==> flow/design.v <==
`timescale 1ns / 1ps
module startup_controller(
	input clk,
	input rst,
	input start,
	input stop,
	output reg mcu_pwr,
	output reg is_sending,
	output reg ready
);
reg is_pulling_low, is_waiting_for_clock, is_waiting_for_bkgd_stable;
reg [15:0] timer;
always @(posedge clk) begin
	if (rst || stop) begin  
		is_pulling_low <= 0;
		is_waiting_for_clock <= 0;
		is_waiting_for_bkgd_stable <= 0;
		is_sending <= 0;
		mcu_pwr <= 0;
		ready <= 1;
	end else if (start) begin
		is_pulling_low <= 1;
		is_sending <= 1;
		timer <= 250;  
		ready <= 0;
	end else if (is_pulling_low) begin
		if (timer == 0) begin
			mcu_pwr <= 1;
			is_pulling_low <= 0;
			is_waiting_for_clock <= 1;
			timer <= 1200;  
		end else begin
			timer <= timer - 1;
		end
	end else if (is_waiting_for_clock) begin
		if (timer == 0) begin
			is_sending <= 0;  
			is_waiting_for_clock <= 0;
			is_waiting_for_bkgd_stable <= 1;
			timer <= 500;  
		end else begin
			timer <= timer - 1;
		end
	end else if (is_waiting_for_bkgd_stable) begin
		if (timer == 0) begin
			is_waiting_for_bkgd_stable <= 0;
			ready <= 1;
		end else begin
			timer <= timer - 1;
		end
	end
end
endmodule
`timescale 1ns / 1ps
module sync_controller(
	input clk,
	input rst,
	input bkgd_in,
	output is_sending,
	input start_sync,
	output [31:0] sync_length,
	output sync_length_is_ready,
	output reg ready,
	output [4:0] debug
);
parameter HIGHTIME = 32'd6500;  
reg [2:0] state;
reg [31:0] sync_count;
assign debug = {2'd0, state};
assign is_sending = state == 1;
assign sync_length = sync_count;
assign sync_length_is_ready = (state != 1) && (state != 4);
always @(posedge clk) begin
	sync_count <= sync_count;
	if (rst) begin
		state <= 0;
		sync_count <= HIGHTIME;  
		ready <= 0;
	end else if (start_sync) begin
		state <= 1;
		sync_count <= HIGHTIME;
		ready <= 0;
	end else if (state == 1) begin
		if (sync_count == 0) begin
			state <= 2;
			sync_count <= 8'h0f;
		end else begin
			sync_count <= sync_count - 1;
		end
	end else if (state == 2) begin
		if (sync_count == 0) begin
			state <= 3;
		end else begin
			sync_count <= sync_count - 1;
		end
	end else if (state == 3) begin
		if (bkgd_in == 0) begin
			state <= 4;
		end
	end else if (state == 4) begin
		if (bkgd_in == 1) begin
			state <= 0;
			ready <= 1;
		end else begin
			sync_count <= sync_count + 1;
		end
	end
end
endmodule
`timescale 1ns / 1ps
module bdc_clk_pulse_generator(
	input clk,
	input rst,
	output bdc_clk_pulse,
	input [31:0] sync_length,
	input set_sync_length
);
reg [15:0] counter;
reg [31:0] target_time;  
reg [31:0] residual;
assign bdc_clk_pulse = counter == 0;
always @(posedge clk) begin
	if (rst) begin
		counter <= 0;
		target_time <= 0;
		residual <= 0;
	end else if (set_sync_length) begin
		target_time <= sync_length;
		residual <= sync_length;
	end else if (counter > residual[31:7]) begin
		counter <= 0;
		residual <= residual[6:0] + target_time;
	end else begin
		counter <= counter + 1;
	end
end
endmodule
`timescale 1ns / 1ps
module bdc_interface(
	input clk,
	input rst,
	output reg is_sending,
	input bkgd_in,
	input tgt_clk_pulse,
	input [7:0] data_in,
	input send_data,
	output reg [7:0] data_out,
	input read_data,
	output ready
);
reg [3:0] state;
reg [7:0] tgt_clk_timer;
reg [7:0] data;
reg [3:0] bitsleft;
assign ready = state == 0 && !read_data && !send_data;
always @(posedge clk) begin
	if (rst) begin
		state <= 0;
		tgt_clk_timer <= 0;
		is_sending <= 0;
	end else if (tgt_clk_timer > 0) begin
		if (tgt_clk_pulse) begin
			tgt_clk_timer <= tgt_clk_timer - 1;
		end
	end else begin
		case (state)
		0: begin
			if (send_data) begin
				state <= 1;
				data <= data_in;
				bitsleft <= 8;
			end else if (read_data) begin
				state <= 3;
				bitsleft <= 8;
			end
		end
		1: begin
			if (bitsleft > 0) begin
				state <= 2;
				is_sending <= 1;
				if (data[7]) begin
					tgt_clk_timer <= 4;
				end else begin
					tgt_clk_timer <= 14;
				end
			end else begin
				state <= 0;
			end
		end
		2: begin
			is_sending <= 0;
			if (data[7]) begin
				tgt_clk_timer <= 14;
			end else begin
				tgt_clk_timer <= 4;
			end
			state <= 1;
			bitsleft <= bitsleft - 1;
			data <= {data[6:0], 1'd0};
		end
		3: begin
			if (bitsleft > 0) begin
				is_sending <= 1;
				tgt_clk_timer <= 3;
				state <= 4;
			end else begin
				data_out <= data;
				state <= 0;
			end
		end
		4: begin
			is_sending <= 0;
			tgt_clk_timer <= 7;
			state <= 5;
		end
		5: begin
			data <= {data[6:0], bkgd_in};
			bitsleft <= bitsleft - 1;
			tgt_clk_timer <= 6;
			state <= 3;
		end
		endcase
	end
end
endmodule
`timescale 1ns / 1ps
module bdm(
	input clk,
	input rst,
	input bkgd_in,
	output bkgd_out,
	output bkgd_is_high_z,
	output mcu_pwr,
	output mcu_vpp,
	input do_read,
	input do_write,
	input do_start_mcu,
	input do_stop_mcu,
	input do_delay,
	input do_echo_test,
	input do_enable_vpp,
	input do_disable_vpp,
	input do_echo_sync_value,
	input do_resync,
	input [7:0] data_in,
	output [7:0] data_out,
	output ready,
	output reg valid,
	output [3:0] debug
);
reg [7:0] echo_data;
wire [31:0] sync_count;
wire sync_is_sending;
wire [4:0] sync_debug;
reg sync_start;
wire sync_ready;
wire startup_start;
reg startup_stop;
wire startup_is_sending, startup_ready;
wire bdc_is_sending, bdc_ready;
wire [7:0] bdc_data_out;
wire bdc_read_data, bdc_send_data;
wire hold_commands_in_reset;
assign hold_commands_in_reset = 1'd0;  
wire bdc_clk_pulse;
reg [3:0] state;
reg [7:0] delay_counter;
startup_controller startup_controller(
	.clk(clk),
	.rst(rst || hold_commands_in_reset),
	.start(startup_start),
	.stop(startup_stop),
	.mcu_pwr(mcu_pwr),
	.is_sending(startup_is_sending),
	.ready(startup_ready)
);
sync_controller sync_controller(
	.clk(clk),
	.rst(rst || hold_commands_in_reset || do_stop_mcu || do_resync),
	.bkgd_in(bkgd_in),
	.is_sending(sync_is_sending),
	.start_sync(sync_start),
	.sync_length(sync_count),
	.sync_length_is_ready(),
	.ready(sync_ready),
	.debug(sync_debug)
);
reg set_bdc_pulse_gen;
bdc_clk_pulse_generator bdc_clk_pulse_generator(
	.clk(clk),
	.rst(rst || hold_commands_in_reset),
	.bdc_clk_pulse(bdc_clk_pulse),
	.sync_length(sync_count),
	.set_sync_length(set_bdc_pulse_gen)
);
bdc_interface bdc_interface(
	.clk(clk),
	.rst(rst || hold_commands_in_reset),
	.is_sending(bdc_is_sending),
	.bkgd_in(bkgd_in),
	.tgt_clk_pulse(bdc_clk_pulse),
	.data_in(data_in),
	.send_data(bdc_send_data),
	.data_out(bdc_data_out),
	.read_data(bdc_read_data),
	.ready(bdc_ready)
);
assign debug = sync_debug; 
assign bkgd_out = 1'd0;
assign bkgd_is_high_z =
	(state == 1 && startup_is_sending) ? 1'd0 :
	(state == 2 && sync_is_sending) ? 1'd0 :
	(state == 3 && bdc_is_sending) ? 1'd0 :
	(state == 4 && bdc_is_sending) ? 1'd0 :
	1'd1;
assign startup_start = state == 0 && do_start_mcu;
assign bdc_read_data = state == 0 && do_read;
assign bdc_send_data = state == 0 && do_write;
assign data_out =
	state == 5 ? echo_data :
	state == 7 ? sync_count[15:8] :
	state == 8 ? sync_count[7:0] :
	bdc_data_out;
assign ready = state == 0 && !do_start_mcu && !do_stop_mcu && !do_read && !do_write && !do_delay && !do_echo_test && !do_echo_sync_value && !do_resync;
reg vpp_enabled;
assign mcu_vpp = vpp_enabled;
always @(posedge clk) begin
	startup_stop <= 0;
	sync_start <= 0;
	set_bdc_pulse_gen <= 0;
	valid <= 0;
	if (rst) begin
		state <= 0;
		vpp_enabled <= 0;
	end else if (state == 0) begin
		if (do_start_mcu) begin
			state <= 1;
		end else if (do_stop_mcu) begin
			startup_stop <= 1;
		end else if (do_read) begin
			state <= 3;
		end else if (do_write) begin
			state <= 4;
		end else if (do_delay) begin
			state <= 6;
			delay_counter <= {data_in, 4'd0};
		end else if (do_echo_test) begin
			state <= 5;
			echo_data <= data_in;
			valid <= 1;
		end else if (do_enable_vpp) begin
			vpp_enabled <= 1;
		end else if (do_disable_vpp) begin
			vpp_enabled <= 0;
		end else if (do_echo_sync_value) begin
			state <= 7;
			valid <= 1;
		end else if (do_resync) begin
			state <= 2;
			sync_start <= 1;
		end
	end else if (state == 1) begin
		if (startup_ready) begin
			state <= 2;
			sync_start <= 1;
		end
	end else if (state == 2) begin
		if (sync_ready) begin
			set_bdc_pulse_gen <= 1;
			state <= 0;
		end
	end else if (state == 3) begin
		if (bdc_ready) begin
			state <= 0;
			valid <= 1;
		end
	end else if (state == 4) begin
		if (bdc_ready) begin
			state <= 0;
		end
	end else if (state == 6) begin
		if (delay_counter == 0) begin
			state <= 0;
		end else begin
			delay_counter <= delay_counter - 1;
		end
	end else if (state == 5) begin
		state <= 0;
	end else if (state == 7) begin
		state <= 8;
		valid <= 1;
	end else if (state == 8) begin
		state <= 0;
	end
end
endmodule
-- Tool chain data of bdm
The steps from the RTL of bdm to its reports follow in flow order.
Lines are those of the file above, counted from 1.
Not given: -
- top: bdm
- clock port: clk
- library: sky130hd
- timing corner: tt_025C_1v80

-- Word-level counts
Counts by Yosys on the flattened word-level netlist (proc, flatten, opt, wreduce; memories kept). Register bits leave out memories and registers merged into their read ports (data or address). Print and check cells are left out. Cells with the same type and inputs are merged into one.
- register bits after elaboration: 196
- input port bits: 21
- output and inout port bits: 18
- cells after elaboration: 327
- noted add/subtract/negate cells: 8
- order comparisons at 3
- equality and inequality tests: 54
- noted muxes and demuxes: 137
- bitwise operators at 17
- noted reduce/logical cells: 80
- operators by type and width (kind ; number):
    two-way mux 32 bit ; 9
    two-way mux 8 bit ; 20
    two-way mux 4 bit ; 29
    two-way mux 16 bit ; 7
    two-way mux 1 bit ; 57
    case mux 8 bit (select 5 bit) ; 1
    != test 2 bit (second input constant) ; 17
    logical NOT 16 bit ; 2
    adder 32 x 1 -> 32 bit (second input constant) ; 1
    subtractor 32 x 1 -> 32 bit (second input constant) ; 1
    logical NOT 32 bit ; 1
    adder 7 x 32 -> 32 bit ; 1
    two-way mux 3 bit ; 9
    > comparator 16 x 25 -> 1 bit ; 1
    equality test 4 x 3 -> 1 bit (second input constant) ; 6
    AND reduction 4 bit ; 6
    AND reduction 8 bit ; 3
    case mux 8 bit (select 3 bit) ; 1
    case mux 4 bit (select 6 bit) ; 1
    AND reduction 3 bit ; 6
    logical AND 1 bit ; 17
    NOT 1 bit ; 17
    adder 16 x 1 -> 16 bit (second input constant) ; 1
    subtractor 16 x 1 -> 16 bit (second input constant) ; 1
    equality test 4 x 2 -> 1 bit (second input constant) ; 4
    subtractor 8 x 1 -> 8 bit (second input constant) ; 2
    AND reduction 5 bit ; 3
    nonzero test 2 bit ; 7
Other operator kinds: 35; their cells: 68.

-- Depth
Yosys ltp: most cells in a row. Word level: on the elaborated netlist, between registers, memories and ports. Mapped: between sequential cells and ports; inverters and the memories' decode and read muxes count.
- noted word-level depth: 11
- ABC_AREA: 0
- mapped depth: 11
- mapped depth without buffers at 8

-- Synthesis result
The flow's flattened synthesis, as Yosys stat reports it; memories are mapped. The netlist is that of the ABC_AREA named above (0 if unset); the other value can give another one.
- cell types (cell type ; number ; total area (µm²)):
    sky130_fd_sc_hd__dfxtp_1 ; 151 ; 3.02E+03
    sky130_fd_sc_hd__edfxtp_1 ; 52 ; 1.56E+03
    sky130_fd_sc_hd__nor2_1 ; 147 ; 551.779
    sky130_fd_sc_hd__nand2_1 ; 132 ; 495.475
    sky130_fd_sc_hd__ha_1 ; 34 ; 425.408
    sky130_fd_sc_hd__a21oi_1 ; 76 ; 380.365
    sky130_fd_sc_hd__o21ai_0 ; 74 ; 370.355
    sky130_fd_sc_hd__xor2_1 ; 42 ; 367.853
    sky130_fd_sc_hd__mux2i_1 ; 34 ; 340.326
    sky130_fd_sc_hd__clkbuf_1 ; 88 ; 330.317
    sky130_fd_sc_hd__xnor2_1 ; 36 ; 315.302
    sky130_fd_sc_hd__nand3_1 ; 62 ; 310.298
    sky130_fd_sc_hd__nor3_1 ; 52 ; 260.25
    sky130_fd_sc_hd__nor4_1 ; 37 ; 231.472
    sky130_fd_sc_hd__nand4_1 ; 33 ; 206.448
    sky130_fd_sc_hd__inv_1 ; 45 ; 168.912
    sky130_fd_sc_hd__and3_1 ; 20 ; 125.12
    sky130_fd_sc_hd__and4_1 ; 14 ; 122.618
Other cell types: 62; their cells: 280.
- mapped cells at 1409
- chip area (Yosys) at 11808.8 µm²
- mapped flip-flops at 203
The figures by module come from a second, unflattened synthesis with its own total; it is not the netlist above.
- noted cell total of the unflattened synthesis: 1418
- area total of the unflattened synthesis at 12353.1 µm²
Rows give one instance, submodules left out.
- modules (module ; times used ; cells ; area (µm²) ; sequential area (µm²)):
    bdc_clk_pulse_generator ; 1 ; 537 ; 4540.6 ; 1601.5
    sync_controller ; 1 ; 448 ; 3334.4 ; 720.7
    bdc_interface ; 1 ; 149 ; 1645.3 ; 900.9
    bdm ; 1 ; 173 ; 1596.5 ; 760.7
    startup_controller ; 1 ; 111 ; 1236.2 ; 600.6

-- Path before layout
Path of least setup slack by OpenSTA after synthesis, without wires, with an ideal clock, recovery checks aside; 20% of the period is set as input and as output delay. Where synthesis merged equal registers, the netlist keeps one of their names.
- kind: reg2reg
- start point: register sync_controller.sync_count[0]
- end point: register sync_controller.sync_count[11]
- noted period: 5.0 ns
- time at the first pin: 0.000 ns
- arrival: 3.024 ns
- noted required time: 4.878 ns
- setup slack: 1.854 ns
- noted delay of the path: 3.146 ns
- stages on the path: 11
- path buffers: 2
- synthesis period reached: 3.146 ns
"delay of the path" = arrival - input delay + setup time.
"stages on the path" counts driving pins, that of a launching flip-flop among them; a cell with two outputs on the path counts twice.
"synthesis period reached" is the clock period less the worst setup slack; recovery checks do not enter. This is arithmetic on one report: input and output delays are still those of the set period (20% each).
Between the ends stands the longest chain of elaborated cells between them, by number of cells; it is not shown to be the way that was timed. Of several equally long chains one is given.
A line is the first line of the expression or statement that the cell stems from. Yosys adds cells for indexed reads and writes and turns some case tables into memories.
At most two assigning lines are given for a register; there are more.
- path through: sky130_fd_sc_hd__dfxtp_1 sky130_fd_sc_hd__inv_1 sky130_fd_sc_hd__ha_1 sky130_fd_sc_hd__or4b_2 sky130_fd_sc_hd__or4_1 sky130_fd_sc_hd__buf_2 sky130_fd_sc_hd__or4_4 sky130_fd_sc_hd__buf_6 sky130_fd_sc_hd__a31oi_4 sky130_fd_sc_hd__o22ai_1 sky130_fd_sc_hd__a221o_1
- cells in the longest elaborated chain at 6
- ends and longest elaborated chain, after synthesis (element ; line ; source):
    from (decl) ; 68 ; reg [31:0] sync_count;
    from (assign) ; 74 ; sync_count <= sync_count;
    from (assign) ; 88 ; sync_count <= sync_count - 1;
    adder 32 x 1 -> 32 bit ; 105 ; sync_count <= sync_count + 1;
    two-way mux 32 bit ; 101 ; if (bkgd_in == 1) begin
    two-way mux 32 bit ; 100 ; end else if (state == 4) begin
    two-way mux 32 bit ; 96 ; end else if (state == 3) begin
    two-way mux 32 bit ; 90 ; end else if (state == 2) begin
    two-way mux 32 bit ; 83 ; end else if (state == 1) begin
    to (assign) ; 74 ;
    to (assign) ; 88 ;
    to (decl) ; 68 ;

-- Worst path after layout
Path of least setup slack in the final report of job 1 (OpenROAD, finished layout, wires in). Where an end is a register, its clock arrival counts in the times.
- kind: in2out
- start point: input port do_write
- end point: output port ready
- noted period: 4.08 ns
- noted output delay: 0.82 ns
- time at the first pin: 0.82 ns
- arrival: 2.96 ns
- noted required time: 3.26 ns
- setup slack: 0.31 ns
- stages on the path: 5
- path buffers: 2
Between the ends stands the longest chain of elaborated cells between them, by number of cells; it is not shown to be the way that was timed. Of several equally long chains one is given.
- path through: sky130_fd_sc_hd__clkdlybuf4s50_1 sky130_fd_sc_hd__or2_2 sky130_fd_sc_hd__or4_1 sky130_fd_sc_hd__nor4_1 sky130_fd_sc_hd__clkdlybuf4s50_1
- cells in the longest elaborated chain at 6
- ends and longest elaborated chain, post-layout (element ; line ; source):
    from (decl) ; 236 ; input do_write,
    logical NOT 1 bit ; 324 ; assign ready = state == 0 && !do_start_mcu && !do_stop_mcu && !do_read && !do_write && !do_delay && !do_echo_t ...
    logical AND 1 bit x5 ; 324 ;
    to (decl) ; 247 ; output ready,

Lab notebook: bdm

Measured data: module bdm, platform sky130hd, 2 stored runs of the flow under differing settings, order arbitrary. Input and output delays are each 20% of the period that was set; the output load is 0.01 pF.
"period reached" is the run's clock period less its worst setup slack. It is reckoned from that one timing run; input and output delays stay at 20% of the period that was set.
By "critical setup path time" is meant the share of the clock period that the worst setup path is allowed (20% is reserved at inputs, 20% at outputs), minus its slack. Clock arrival times at its registers enter into it.

Job 1

==> flow/run.sh <==
#!/bin/bash
# the make line also repeats the synthesis and layout settings of config.mk as NAME=value (left out here)
make -C /OpenROAD-flow-scripts/flow DESIGN_CONFIG=/design/flow/config.mk WORK_HOME=/design/flow/orfs CLKGATE_MAP_FILE= finish
==> flow/config.mk <==
export PLATFORM = sky130hd
export DESIGN_NAME = bdm
export DESIGN_NICKNAME = bdm
export VERILOG_FILES = /design/flow/design.v
export SDC_FILE = /design/flow/constraint.sdc
export NUM_CORES = 4
export LEC_CHECK = 0
export CAP_MARGIN = 20
export CORE_MARGIN = 2
export CORE_UTILIZATION = 23
export SLEW_MARGIN = 20
==> flow/constraint.sdc <==
create_clock -name core_clock -period 4.08 [get_ports {clk}]
set_input_delay 0.8160 -clock core_clock [delete_from_list [all_inputs] [get_ports {clk}]]
set_output_delay 0.8160 -clock core_clock [all_outputs]
set_load 0.01 [all_outputs]

Measured in job 1:
- die area: 53171.7 µm²
- worst slack on setup checks at 0.305 ns
- noted the critical setup path time: 2.14 ns
- worst setup path kind: in2out
- area of the standard cells in the finished layout at 13809.5 µm²
- synthesis area: 11808.8 µm²
- period reached: 3.775 ns

Job 2

==> flow/run.sh <==
#!/bin/bash
# the make line also repeats the synthesis and layout settings of config.mk as NAME=value (left out here)
make -C /OpenROAD-flow-scripts/flow DESIGN_CONFIG=/design/flow/config.mk WORK_HOME=/design/flow/orfs CLKGATE_MAP_FILE= finish
==> flow/config.mk <==
export PLATFORM = sky130hd
export DESIGN_NAME = bdm
export DESIGN_NICKNAME = bdm
export VERILOG_FILES = /design/flow/design.v
export SDC_FILE = /design/flow/constraint.sdc
export NUM_CORES = 4
export LEC_CHECK = 0
export CAP_MARGIN = 20
export CORE_MARGIN = 2
export CORE_UTILIZATION = 40
export SETUP_SLACK_MARGIN = 1.18
export SLEW_MARGIN = 20
==> flow/constraint.sdc <==
create_clock -name core_clock -period 4.08 [get_ports {clk}]
set_input_delay 0.8160 -clock core_clock [delete_from_list [all_inputs] [get_ports {clk}]]
set_output_delay 0.8160 -clock core_clock [all_outputs]
set_load 0.01 [all_outputs]

Measured in job 2:
- area of the standard cells in the finished layout at 13641.8 µm²
- worst slack on setup checks at 1.161 ns
- noted the critical setup path time: 2.10 ns
- worst setup path kind: in2reg
- synthesis area: 11808.8 µm²
- period reached: 2.919 ns
- die area: 30912.7 µm²
